==> flow/design.v <==
module half_addr(
    input a,
    input b,
    output sum,
    output carry  
);
assign sum = a ^ b;
assign carry = a & b;
endmodule
module full_addr(
    input a,
    input b,
    input cin,  
    output sum,
    output carry  
);
assign sum = a ^ b ^ cin;
assign carry = (a & b) | (cin & (a ^ b));
endmodule
module i4_addr(
    input  [3:0] a,           
    input  [3:0] b,           
    input        cin,         
    input        valid_in,    
    output [3:0] sum,         
    output       group_g,     
    output       group_p,     
    output       ready_out    
);
wire [3:0] g, p;
assign g = a & b;           
assign p = a | b;           
wire c1, c2, c3;
assign c1 = g[0] | (p[0] & cin);
assign c2 = g[1] | (p[1] & g[0]) | (p[1] & p[0] & cin);
assign c3 = g[2] | (p[2] & g[1]) | (p[2] & p[1] & g[0]) | (p[2] & p[1] & p[0] & cin);
assign group_g = g[3] | (p[3] & g[2]) | (p[3] & p[2] & g[1]) | (p[3] & p[2] & p[1] & g[0]);
assign group_p = p[3] & p[2] & p[1] & p[0];
assign sum[0] = a[0] ^ b[0] ^ cin;
assign sum[1] = a[1] ^ b[1] ^ c1;
assign sum[2] = a[2] ^ b[2] ^ c2;
assign sum[3] = a[3] ^ b[3] ^ c3;
reg ready_out_reg;
always @(*) begin
    if (valid_in) begin
        ready_out_reg = 1'b1;
    end else begin
        ready_out_reg = 1'b0;
    end
end
assign ready_out = ready_out_reg;
endmodule
module i8_addr(
    input  [7:0] a,           
    input  [7:0] b,           
    input        cin,         
    input        valid_in,    
    output [7:0] sum,         
    output       group_g,     
    output       group_p,     
    output       ready_out    
);
wire [3:0] a_low  = a[3:0];
wire [3:0] a_high = a[7:4];
wire [3:0] b_low  = b[3:0];
wire [3:0] b_high = b[7:4];
wire c4;                
wire g_low, p_low;      
wire g_high, p_high;    
wire ready_low, ready_high;
i4_addr cla_low(
    .a(a_low), .b(b_low), .cin(cin), .valid_in(valid_in),
    .sum(sum[3:0]), .group_g(g_low), .group_p(p_low), .ready_out(ready_low)
);
i4_addr cla_high(
    .a(a_high), .b(b_high), .cin(c4), .valid_in(valid_in),
    .sum(sum[7:4]), .group_g(g_high), .group_p(p_high), .ready_out(ready_high)
);
assign c4 = g_low | (p_low & cin);
assign group_g = g_high | (p_high & g_low);
assign group_p = p_high & p_low;
assign ready_out = ready_low & ready_high;
endmodule
module i16_add(
    input  [15:0] a,          
    input  [15:0] b,          
    input        valid_in,    
    output [15:0] sum,        
    output       carry_out,   
    output       ready_out    
);
wire [7:0] a_low  = a[7:0];   
wire [7:0] a_high = a[15:8];  
wire [7:0] b_low  = b[7:0];
wire [7:0] b_high = b[15:8];
wire c0, c8;                
wire g_low, p_low;          
wire g_high, p_high;        
wire ready_low, ready_high; 
assign c0 = 1'b0;           
i8_addr cla_low_8bit(
    .a(a_low), .b(b_low), .cin(c0), .valid_in(valid_in),
    .sum(sum[7:0]), .group_g(g_low), .group_p(p_low), .ready_out(ready_low)
);
i8_addr cla_high_8bit(
    .a(a_high), .b(b_high), .cin(c8), .valid_in(valid_in),
    .sum(sum[15:8]), .group_g(g_high), .group_p(p_high), .ready_out(ready_high)
);
assign c8 = g_low | (p_low & c0);                   
assign carry_out = g_high | (p_high & g_low) | (p_high & p_low & c0);  
assign ready_out = ready_low & ready_high;
endmodule
module i16_sub(
    input  [15:0] a,          
    input  [15:0] b,          
    input        valid_in,    
    output [15:0] diff,       
    output       borrow_out,  
    output       ready_out    
);
wire [15:0] b_neg = ~b;  
wire [7:0] a_low  = a[7:0];
wire [7:0] a_high = a[15:8];
wire [7:0] b_low  = b_neg[7:0];
wire [7:0] b_high = b_neg[15:8];
wire c0, c8;               
wire g_low, p_low;         
wire g_high, p_high;       
wire ready_low, ready_high;
wire carry_result;
assign c0 = 1'b1;           
i8_addr cla_low_8bit(
    .a(a_low), .b(b_low), .cin(c0), .valid_in(valid_in),
    .sum(diff[7:0]), .group_g(g_low), .group_p(p_low), .ready_out(ready_low)
);
i8_addr cla_high_8bit(
    .a(a_high), .b(b_high), .cin(c8), .valid_in(valid_in),
    .sum(diff[15:8]), .group_g(g_high), .group_p(p_high), .ready_out(ready_high)
);
assign c8 = g_low | (p_low & c0);
assign carry_result = g_high | (p_high & g_low) | (p_high & p_low & c0);
assign borrow_out = ~carry_result;
assign ready_out = ready_low & ready_high;
endmodule
module i16_mul(
    input signed [15:0] a,    
    input signed [15:0] b,    
    input        valid_in,
    output signed [15:0] prod,  
    output       ready_out
);
wire sign_a = a[15];
wire sign_b = b[15];
wire sign_res = sign_a ^ sign_b;
wire [15:0] abs_a = sign_a ? (~a + 1'b1) : a;
wire [15:0] abs_b = sign_b ? (~b + 1'b1) : b;
reg [15:0] abs_prod;
integer i;
always @(*) begin
    abs_prod = 16'd0;
    for(i = 0; i < 16; i = i + 1) begin
        if(abs_b[i]) begin
            abs_prod = abs_prod + (abs_a << i);
        end
    end
end
assign prod = sign_res ? (~abs_prod + 1'b1) : abs_prod;
assign ready_out = valid_in;
endmodule
module i16_div(
    input signed [15:0] a,    
    input signed [15:0] b,    
    input        valid_in,
    output signed [15:0] quot,  
    output       ready_out
);
wire sign_a = a[15];
wire sign_b = b[15];
wire sign_res = sign_a ^ sign_b;
wire [15:0] abs_a = sign_a ? (~a + 1'b1) : a;
wire [15:0] abs_b = sign_b ? (~b + 1'b1) : b;
reg [15:0] abs_quot;
reg [31:0] temp_r;  
integer i;
always @(*) begin
    temp_r = 32'd0;
    if (abs_b == 0) begin
        abs_quot = 16'hFFFF;  
    end else begin
        abs_quot = 16'd0;
        temp_r = 32'd0;
        for(i = 15; i >= 0; i = i - 1) begin
            temp_r = temp_r << 1;
            temp_r[0] = abs_a[i];  
            if(temp_r >= {16'd0, abs_b}) begin
                temp_r = temp_r - {16'd0, abs_b};
                abs_quot[i] = 1'b1;
            end
        end
    end
end
assign quot = sign_res ? (~abs_quot + 1'b1) : abs_quot;
assign ready_out = valid_in;
endmodule
module calc(
    input clk,  
    input rst_n,  
    input [7:0] num,
    input [2:0] op,
    input start,
    output reg [15:0] result,
    output reg [15:0] display_val,  
    output [2:0] led_op,  
    output reg stop
);
reg [15:0] local_result;
reg local_stop;
localparam ADD = 3'd6;
localparam SUB = 3'd5;
localparam MUL = 3'd4;
localparam DIV = 3'd1;
localparam ENT = 3'd2;
localparam CLR = 3'd3;
reg [15:0] a, b;
reg [2:0] local_op;
assign led_op = local_op;  
wire [15:0] res_add, res_sub, res_mul, res_div;
i16_add u_add(.a(a), .b(b), .valid_in(1'b1), .sum(res_add), .carry_out(), .ready_out());
i16_sub u_sub(.a(a), .b(b), .valid_in(1'b1), .diff(res_sub), .borrow_out(), .ready_out());
i16_mul u_mul(.a(a), .b(b), .valid_in(1'b1), .prod(res_mul), .ready_out());
i16_div u_div(.a(a), .b(b), .valid_in(1'b1), .quot(res_div), .ready_out());
localparam S_INPUT_A = 2'b00;
localparam S_INPUT_B = 2'b01;
reg [2:0] state;
always @(posedge clk) begin
	if (~rst_n) begin
    	local_stop <= 0;
        a <= 0;
        b <= 0;
        local_result <= 0;
        display_val <= 0;
        local_op <= 0;
        state <= S_INPUT_A;
    end else begin
        if (~start&local_stop) begin
        local_stop <= 0;
        end else if (start&~local_stop) begin
            case (state)
            S_INPUT_A: begin
                if (op == CLR) begin
                    a <= 0; b <= 0; display_val <= 0; local_result <= 0; local_op <= 0;
                end else if (op == ADD || op == SUB || op == MUL || op == DIV) begin
                    local_op <= op;
                    b <= 0;
                    state <= S_INPUT_B;
                end else if (op == 0) begin
                    a <= a * 16'd10 + {8'd0, num};
                    display_val <= a * 16'd10 + {8'd0, num};
                end
            end
            S_INPUT_B: begin
                if (op == CLR) begin
                    a <= 0; b <= 0; display_val <= 0; local_result <= 0; local_op <= 0;
                    state <= S_INPUT_A;
                end else if (op == ENT) begin
                    case (local_op)
                    ADD: begin local_result <= res_add; display_val <= res_add; end
                    SUB: begin local_result <= res_sub; display_val <= res_sub; end
                    DIV: begin local_result <= res_div; display_val <= res_div; end
                    MUL: begin local_result <= res_mul; display_val <= res_mul; end
                    endcase
                    a <= 0;
                    local_op <= 0;  
                    state <= S_INPUT_A;
                end else if (op == 0) begin
                    b <= b * 16'd10 + {8'd0, num};
                    display_val <= b * 16'd10 + {8'd0, num};
                end
            end
            endcase
            local_stop <= 1;
        end
    end
end
always @(posedge clk) begin
    result <= local_result;
    stop <= local_stop;
end
endmodule
# Reports on calc
# The steps from the RTL of calc to its reports follow in flow order.
# Lines are those of the file above, counted from 1.
# Library cell names are shortened.
inputs:
  design: "calc"
  clk_port: "clk"
  library: "sky130hd"
  lib_corner: "tt_025C_1v80"

# After elaboration
# Source: Yosys, flattened and elaborated, memories not mapped. Widths are those after wreduce. Registers that Yosys merges into a memory's read port (data or address) are not register bits. Print and check cells do not count. Equal cells are merged and count once.
word_totals:
  reg_bits: 88
  in_bits: 14
op_classes:
  add_sub_neg: 36
  multipliers: 2
  cmp: 16
  n_eq: 23
  mux: 110
  logic: 262
  n_reduce_logical: 14
op_table:
  columns: ["op", "count"]
  rows:
  - ["31-bit 2-to-1 mux", 30]
  - ["16-bit 2-to-1 mux", 35]
  - ["32-bit by 16-bit >= comparator with 1-bit output", 15]
  - ["31-bit by 16-bit subtractor with 31-bit output", 14]
  - ["16-bit adder", 15]
  - ["16-bit case mux with 2-bit select", 4]
  - ["1-bit bitwise AND", 106]
  - ["16-bit by 3-bit multiplier with 15-bit output with constant B", 2]
  - ["1-bit bitwise OR", 69]
  - ["16-bit by 1-bit adder with 16-bit output with constant B", 4]
  - ["16-bit inverter", 4]
  - ["16-bit case mux with 4-bit select", 1]
  - ["1-bit XOR", 62]
  - ["16-bit by 8-bit adder with 16-bit output", 2]
  - ["1-bit 2-to-1 mux", 32]
  - ["4-bit bitwise AND", 6]
  - ["4-bit bitwise OR", 6]
  - ["6-bit AND reduction", 4]
  - ["3-bit == test with constant B", 6]
  - ["3-bit != test with constant B", 6]
  - ["3-bit 2-to-1 mux", 6]
  - ["1-bit by 16-bit subtractor with 17-bit output", 1]
  - ["1-bit by 16-bit >= comparator with 1-bit output", 1]
  - ["16-bit logical NOT", 1]
  - ["3-bit case mux with 2-bit select", 2]
  - ["3-bit by 1-bit == test with 1-bit output with constant B", 3]
  - ["7-bit != test with constant B", 1]
  - ["7-bit AND reduction", 1]
# Other operator kinds: 12; their cells: 24.

# Longest topological paths
# Yosys ltp: most cells in a row. Word level: on the elaborated netlist, between registers, memories and ports. Mapped: between sequential cells and ports; inverters and the memories' decode and read muxes count.
depth:
  depth_word: 58
  abc_area: 1
  depth_mapped: 343

# Synthesis result
# Source: synth_stat.txt of the flow (Yosys; design flattened, memories mapped). It holds for the ABC_AREA given above (unset counts as 0); a run with the other value may have another netlist.
# Totals and module areas in this step are rounded.
by_type:
  columns: ["type", "count", "type_area_um2"]
  rows:
  - ["ha_1", 484, 6.06E+03]
  - ["nand2_1", 1258, 4.72E+03]
  - ["inv_1", 717, 2.69E+03]
  - ["o21ai_0", 446, 2.23E+03]
  - ["xor2_1", 244, 2137.05]
  - ["a21oi_1", 418, 2.09E+03]
  - ["nand3_1", 365, 1.83E+03]
  - ["dfxtp_1", 87, 1741.67]
  - ["nor2_1", 443, 1.66E+03]
  - ["xnor2_1", 128, 1.12E+03]
  - ["fa_1", 38, 760.73]
  - ["nand4_1", 103, 644.368]
  - ["nand2_2", 97, 606.832]
  - ["nand3_2", 55, 550.528]
  - ["o21bai_1", 58, 435.418]
  - ["buf_6", 31, 349.085]
  - ["or2_2", 43, 269.008]
  - ["nor3_1", 53, 265.254]
# Not listed: further types 55, cells in them 471.
mapped:
  cells: 5539
  yosys_area_mm2: 0.0337
  sequential_area_mm2: 0.00174
  ffs: 87

# Worst setup path after synthesis
# Path of least setup slack by OpenSTA after synthesis, without wires, with an ideal clock, recovery checks aside; 20% of the period is set as input and as output delay. Where synthesis merged equal registers, the netlist keeps one of their names.
synth_timing:
  path_kind: "register -> register"
  startpoint: "reg b[0]"
  endpoint: "reg display_val[14]"
  clock_period_ps: 55000
  setup_time_ps: 74
  t_first_pin_ps: 0
  arrival_ps: 46768
  required_time_ps: 54926
  slack_ps: 8158
  delay_ps: 46842
  stages: 328
  path_buffers: 43
  synth_period_reached_ps: 46842
# "delay_ps" = arrival - input delay + setup time.
# "stages" counts driving pins, that of a launching flip-flop among them; a cell with two outputs on the path counts twice.
# "synth_period_reached_ps" is the clock period less the worst setup slack; recovery checks do not enter. This is arithmetic on one report: input and output delays are still those of the set period (20% each).
# Between the ends stands the longest chain of elaborated cells between them, by number of cells; it is not shown to be the way that was timed. Of several equally long chains one is given.
# Each line given opens the expression or statement behind the cell; cells for indexed reads and writes are added by Yosys, which also makes memories of some case tables.
# At most two assigning lines are given for a register; there are more.
synth_via:
  path_cell_list: "dfxtp_1 -> inv_1 -> ha_1 -> nand2_1 -> o21ai_1 -> inv_1 -> clkbuf_1 -> clkbuf_1 -> ha_1 -> nand2_1 -> nand2_2 -> inv_1 -> ha_1 -> a21oi_1 -> o21ai_1 -> a21oi_1 -> o21ai_0 -> a21oi_4 -> [... 292 more ...] -> nand4_1 -> o2111a_1 -> a21boi_0 -> o311ai_0 -> nor4_1 -> ha_1 -> nand3_1 -> o21ai_1 -> nand2_1 -> a21oi_1 -> o21ai_1 -> inv_1 -> a21oi_1 -> nand3b_1 -> o2111ai_1 -> a21boi_1 -> o211ai_1 -> a31oi_1"
  elab_chain_len: 58
  cells_between: 163
  cone_classes: "34 x add/sub; 1 x mul; 16 x compare; 84 x mux; 27 x logic; 1 x reduce/logical"
synth_lines:
  columns: ["item", "line_no", "rtl"]
  rows:
  - ["from (decl)", 224, "reg [15:0] a, b;"]
  - ["from (assign)", 239, "b <= 0;"]
  - ["from (assign)", 276, "b <= b * 16'd10 + {8'd0, num};"]
  - ["16-bit inverter", 181, "wire [15:0] abs_b = sign_b ? (~b + 1'b1) : b;"]
  - ["16-bit by 1-bit adder with 16-bit output", 181, null]
  - ["16-bit 2-to-1 mux", 181, null]
  - ["1-bit by 16-bit subtractor with 17-bit output", 196, "temp_r = temp_r - {16'd0, abs_b};"]
  - ["31-bit 2-to-1 mux", 195, "if(temp_r >= {16'd0, abs_b}) begin"]
  - ["31-bit 2-to-1 mux", 187, "if (abs_b == 0) begin"]
  - ["32-bit by 16-bit >= comparator with 1-bit output", 195, null]
  - ["[... 44 more ...]", null, null]
  - ["16-bit inverter", 202, "assign quot = sign_res ? (~abs_quot + 1'b1) : abs_quot;"]
  - ["16-bit by 1-bit adder with 16-bit output", 202, null]
  - ["16-bit 2-to-1 mux", 202, null]
  - ["16-bit case mux with 4-bit select", 266, "case (local_op)"]
  - ["16-bit 2-to-1 mux", 265, "end else if (op == ENT) begin"]
  - ["16-bit 2-to-1 mux", 262, "if (op == CLR) begin"]
  - ["16-bit case mux with 2-bit select", 248, "case (state)"]
  - ["to (assign)", 258, "display_val <= a * 16'd10 + {8'd0, num};"]
  - ["to (assign)", 267, "ADD: begin local_result <= res_add; display_val <= res_add; end"]
  - ["to (decl)", 212, "output reg [15:0] display_val,"]

# Worst path after layout
# Path of least setup slack in the final report of run 1 (OpenROAD, finished layout, wires in). Where an end is a register, its clock arrival counts in the times.
# The path's times are printed in steps of 10 ps; the period is the one set.
layout_timing:
  path_kind: "register -> register"
  startpoint: "reg a[1]"
  endpoint: "reg display_val[14]"
  clock_period_ps: 70100
  setup_time_ps: 80
  t_first_pin_ps: 370
  arrival_ps: 55380
  required_time_ps: 70390
  slack_ps: 15010
  stages: 291
  path_buffers: 1
# Between the ends stands the longest chain of elaborated cells between them, by number of cells; it is not shown to be the way that was timed. Of several equally long chains one is given.
# At most two assigning lines are given for a register; there are more.
layout_via:
  path_cell_list: "dfxtp_1 -> nor3_1 -> nand3_1 -> nor3_1 -> inv_1 -> nor3_1 -> inv_1 -> nor3_1 -> nand3_1 -> ha_1 -> nor2_1 -> nand2_1 -> nor2_2 -> nand4_1 -> nor2_2 -> nand3_2 -> a21oi_1 -> inv_1 -> [... 255 more ...] -> nand4_1 -> o2111a_1 -> a21boi_0 -> o311ai_0 -> nor4_1 -> ha_1 -> nand3_1 -> o21ai_1 -> nand2_1 -> a21oi_1 -> o21ai_1 -> inv_1 -> a21oi_1 -> nand3b_1 -> o2111ai_1 -> a21boi_1 -> o211ai_1 -> a31oi_1"
  elab_chain_len: 58
  cells_between: 171
  cone_classes: "34 x add/sub; 1 x mul; 16 x compare; 86 x mux; 34 x logic"
layout_lines:
  columns: ["item", "line_no", "rtl"]
  rows:
  - ["from (decl)", 224, "reg [15:0] a, b;"]
  - ["from (assign)", 238, "a <= 0;"]
  - ["from (assign)", 257, "a <= a * 16'd10 + {8'd0, num};"]
  - ["16-bit inverter", 180, "wire [15:0] abs_a = sign_a ? (~a + 1'b1) : a;"]
  - ["16-bit by 1-bit adder with 16-bit output", 180, null]
  - ["16-bit 2-to-1 mux", 180, null]
  - ["1-bit by 16-bit subtractor with 17-bit output", 196, "temp_r = temp_r - {16'd0, abs_b};"]
  - ["31-bit 2-to-1 mux", 195, "if(temp_r >= {16'd0, abs_b}) begin"]
  - ["31-bit 2-to-1 mux", 187, "if (abs_b == 0) begin"]
  - ["32-bit by 16-bit >= comparator with 1-bit output", 195, null]
  - ["[... 44 more ...]", null, null]
  - ["16-bit inverter", 202, "assign quot = sign_res ? (~abs_quot + 1'b1) : abs_quot;"]
  - ["16-bit by 1-bit adder with 16-bit output", 202, null]
  - ["16-bit 2-to-1 mux", 202, null]
  - ["16-bit case mux with 4-bit select", 266, "case (local_op)"]
  - ["16-bit 2-to-1 mux", 265, "end else if (op == ENT) begin"]
  - ["16-bit 2-to-1 mux", 262, "if (op == CLR) begin"]
  - ["16-bit case mux with 2-bit select", 248, "case (state)"]
  - ["to (assign)", 258, "display_val <= a * 16'd10 + {8'd0, num};"]
  - ["to (assign)", 267, "ADD: begin local_result <= res_add; display_val <= res_add; end"]
  - ["to (decl)", 212, "output reg [15:0] display_val,"]

Hand-over note for calc

Record of 2 stored runs of the RTL-to-layout flow on calc, platform sky130hd. The runs are unordered. Constraints: input delay and output delay 20% of the set period each, output load 0.01 pF.
"timing.achieved_period_ps" means the clock period less the worst setup slack. The figure is calculated, with input and output delays left at 20% of the set period.
"worst_path_ps" means the part of the period allowed to the worst setup path (the constraints hold back 20% at inputs and 20% at outputs) less its slack; where the path has registers, the arrival times of their clocks count too.
"worst_path_ps" is known to 10 ps.
Values from the reports are rounded here.

--- run 1 ---
==> flow/run.sh <==
#!/bin/bash
# the make line also repeats the synthesis and layout settings of config.mk as NAME=value (left out here)
make -C /OpenROAD-flow-scripts/flow DESIGN_CONFIG=/design/flow/config.mk WORK_HOME=/design/flow/orfs CLKGATE_MAP_FILE= finish
==> flow/config.mk <==
export PLATFORM = sky130hd
export DESIGN_NAME = calc
export DESIGN_NICKNAME = calc
export VERILOG_FILES = /design/flow/design.v
export SDC_FILE = /design/flow/constraint.sdc
export NUM_CORES = 4
export LEC_CHECK = 0
export ABC_AREA = 1
export CAP_MARGIN = 35
export CELL_PAD_IN_SITES_DETAIL_PLACEMENT = 1
export CELL_PAD_IN_SITES_GLOBAL_PLACEMENT = 1
export CORE_ASPECT_RATIO = 1.47
export CORE_MARGIN = 9
export CORE_UTILIZATION = 40
export GPL_ROUTABILITY_DRIVEN = 0
export HOLD_SLACK_MARGIN = 0.26
export MAX_ROUTING_LAYER = met5
export MIN_ROUTING_LAYER = met1
export PLACE_DENSITY = 0.51
export SLEW_MARGIN = 20
export TNS_END_PERCENT = 15
==> flow/constraint.sdc <==
create_clock -name core_clock -period 70.1 [get_ports {clk}]
set_input_delay 14.0200 -clock core_clock [delete_from_list [all_inputs] [get_ports {clk}]]
set_output_delay 14.0200 -clock core_clock [all_outputs]
set_load 0.01 [all_outputs]

==> results, as YAML <==
results:
  die_footprint_mm2: 0.0952
  total_negative_slack_ps: 0
  util_frac: 0.426
  timing.achieved_period_ps: 55089
  worst_path_ps: 55090
  critical_path_kind: "register -> register"
  setup_worst_slack_ps: 15000
  synthesis_area_mm2: 0.0337
  finalCellArea_mm2: 0.0354

--- run 2 ---
==> flow/run.sh <==
#!/bin/bash
# the make line also repeats the synthesis and layout settings of config.mk as NAME=value (left out here)
make -C /OpenROAD-flow-scripts/flow DESIGN_CONFIG=/design/flow/config.mk WORK_HOME=/design/flow/orfs CLKGATE_MAP_FILE= finish
==> flow/config.mk <==
export PLATFORM = sky130hd
export DESIGN_NAME = calc
export DESIGN_NICKNAME = calc
export VERILOG_FILES = /design/flow/design.v
export SDC_FILE = /design/flow/constraint.sdc
export NUM_CORES = 4
export LEC_CHECK = 0
export ABC_AREA = 1
export CAP_MARGIN = 0
export CELL_PAD_IN_SITES_DETAIL_PLACEMENT = 1
export CELL_PAD_IN_SITES_GLOBAL_PLACEMENT = 1
export CORE_ASPECT_RATIO = 1.47
export CORE_MARGIN = 9
export CORE_UTILIZATION = 40
export GPL_ROUTABILITY_DRIVEN = 0
export MAX_ROUTING_LAYER = met5
export MIN_ROUTING_LAYER = met1
export PLACE_DENSITY = 0.6
export SLEW_MARGIN = 20
export TNS_END_PERCENT = 15
==> flow/constraint.sdc <==
create_clock -name core_clock -period 70.1 [get_ports {clk}]
set_input_delay 14.0200 -clock core_clock [delete_from_list [all_inputs] [get_ports {clk}]]
set_output_delay 14.0200 -clock core_clock [all_outputs]
set_load 0.01 [all_outputs]

==> results, as YAML <==
results:
  finalCellArea_mm2: 0.0353
  total_negative_slack_ps: 0
  worst_path_ps: 55370
  critical_path_kind: "register -> register"
  util_frac: 0.425
  die_footprint_mm2: 0.0952
  timing.achieved_period_ps: 55371
  setup_worst_slack_ps: 14700
  synthesis_area_mm2: 0.0337

End of note.
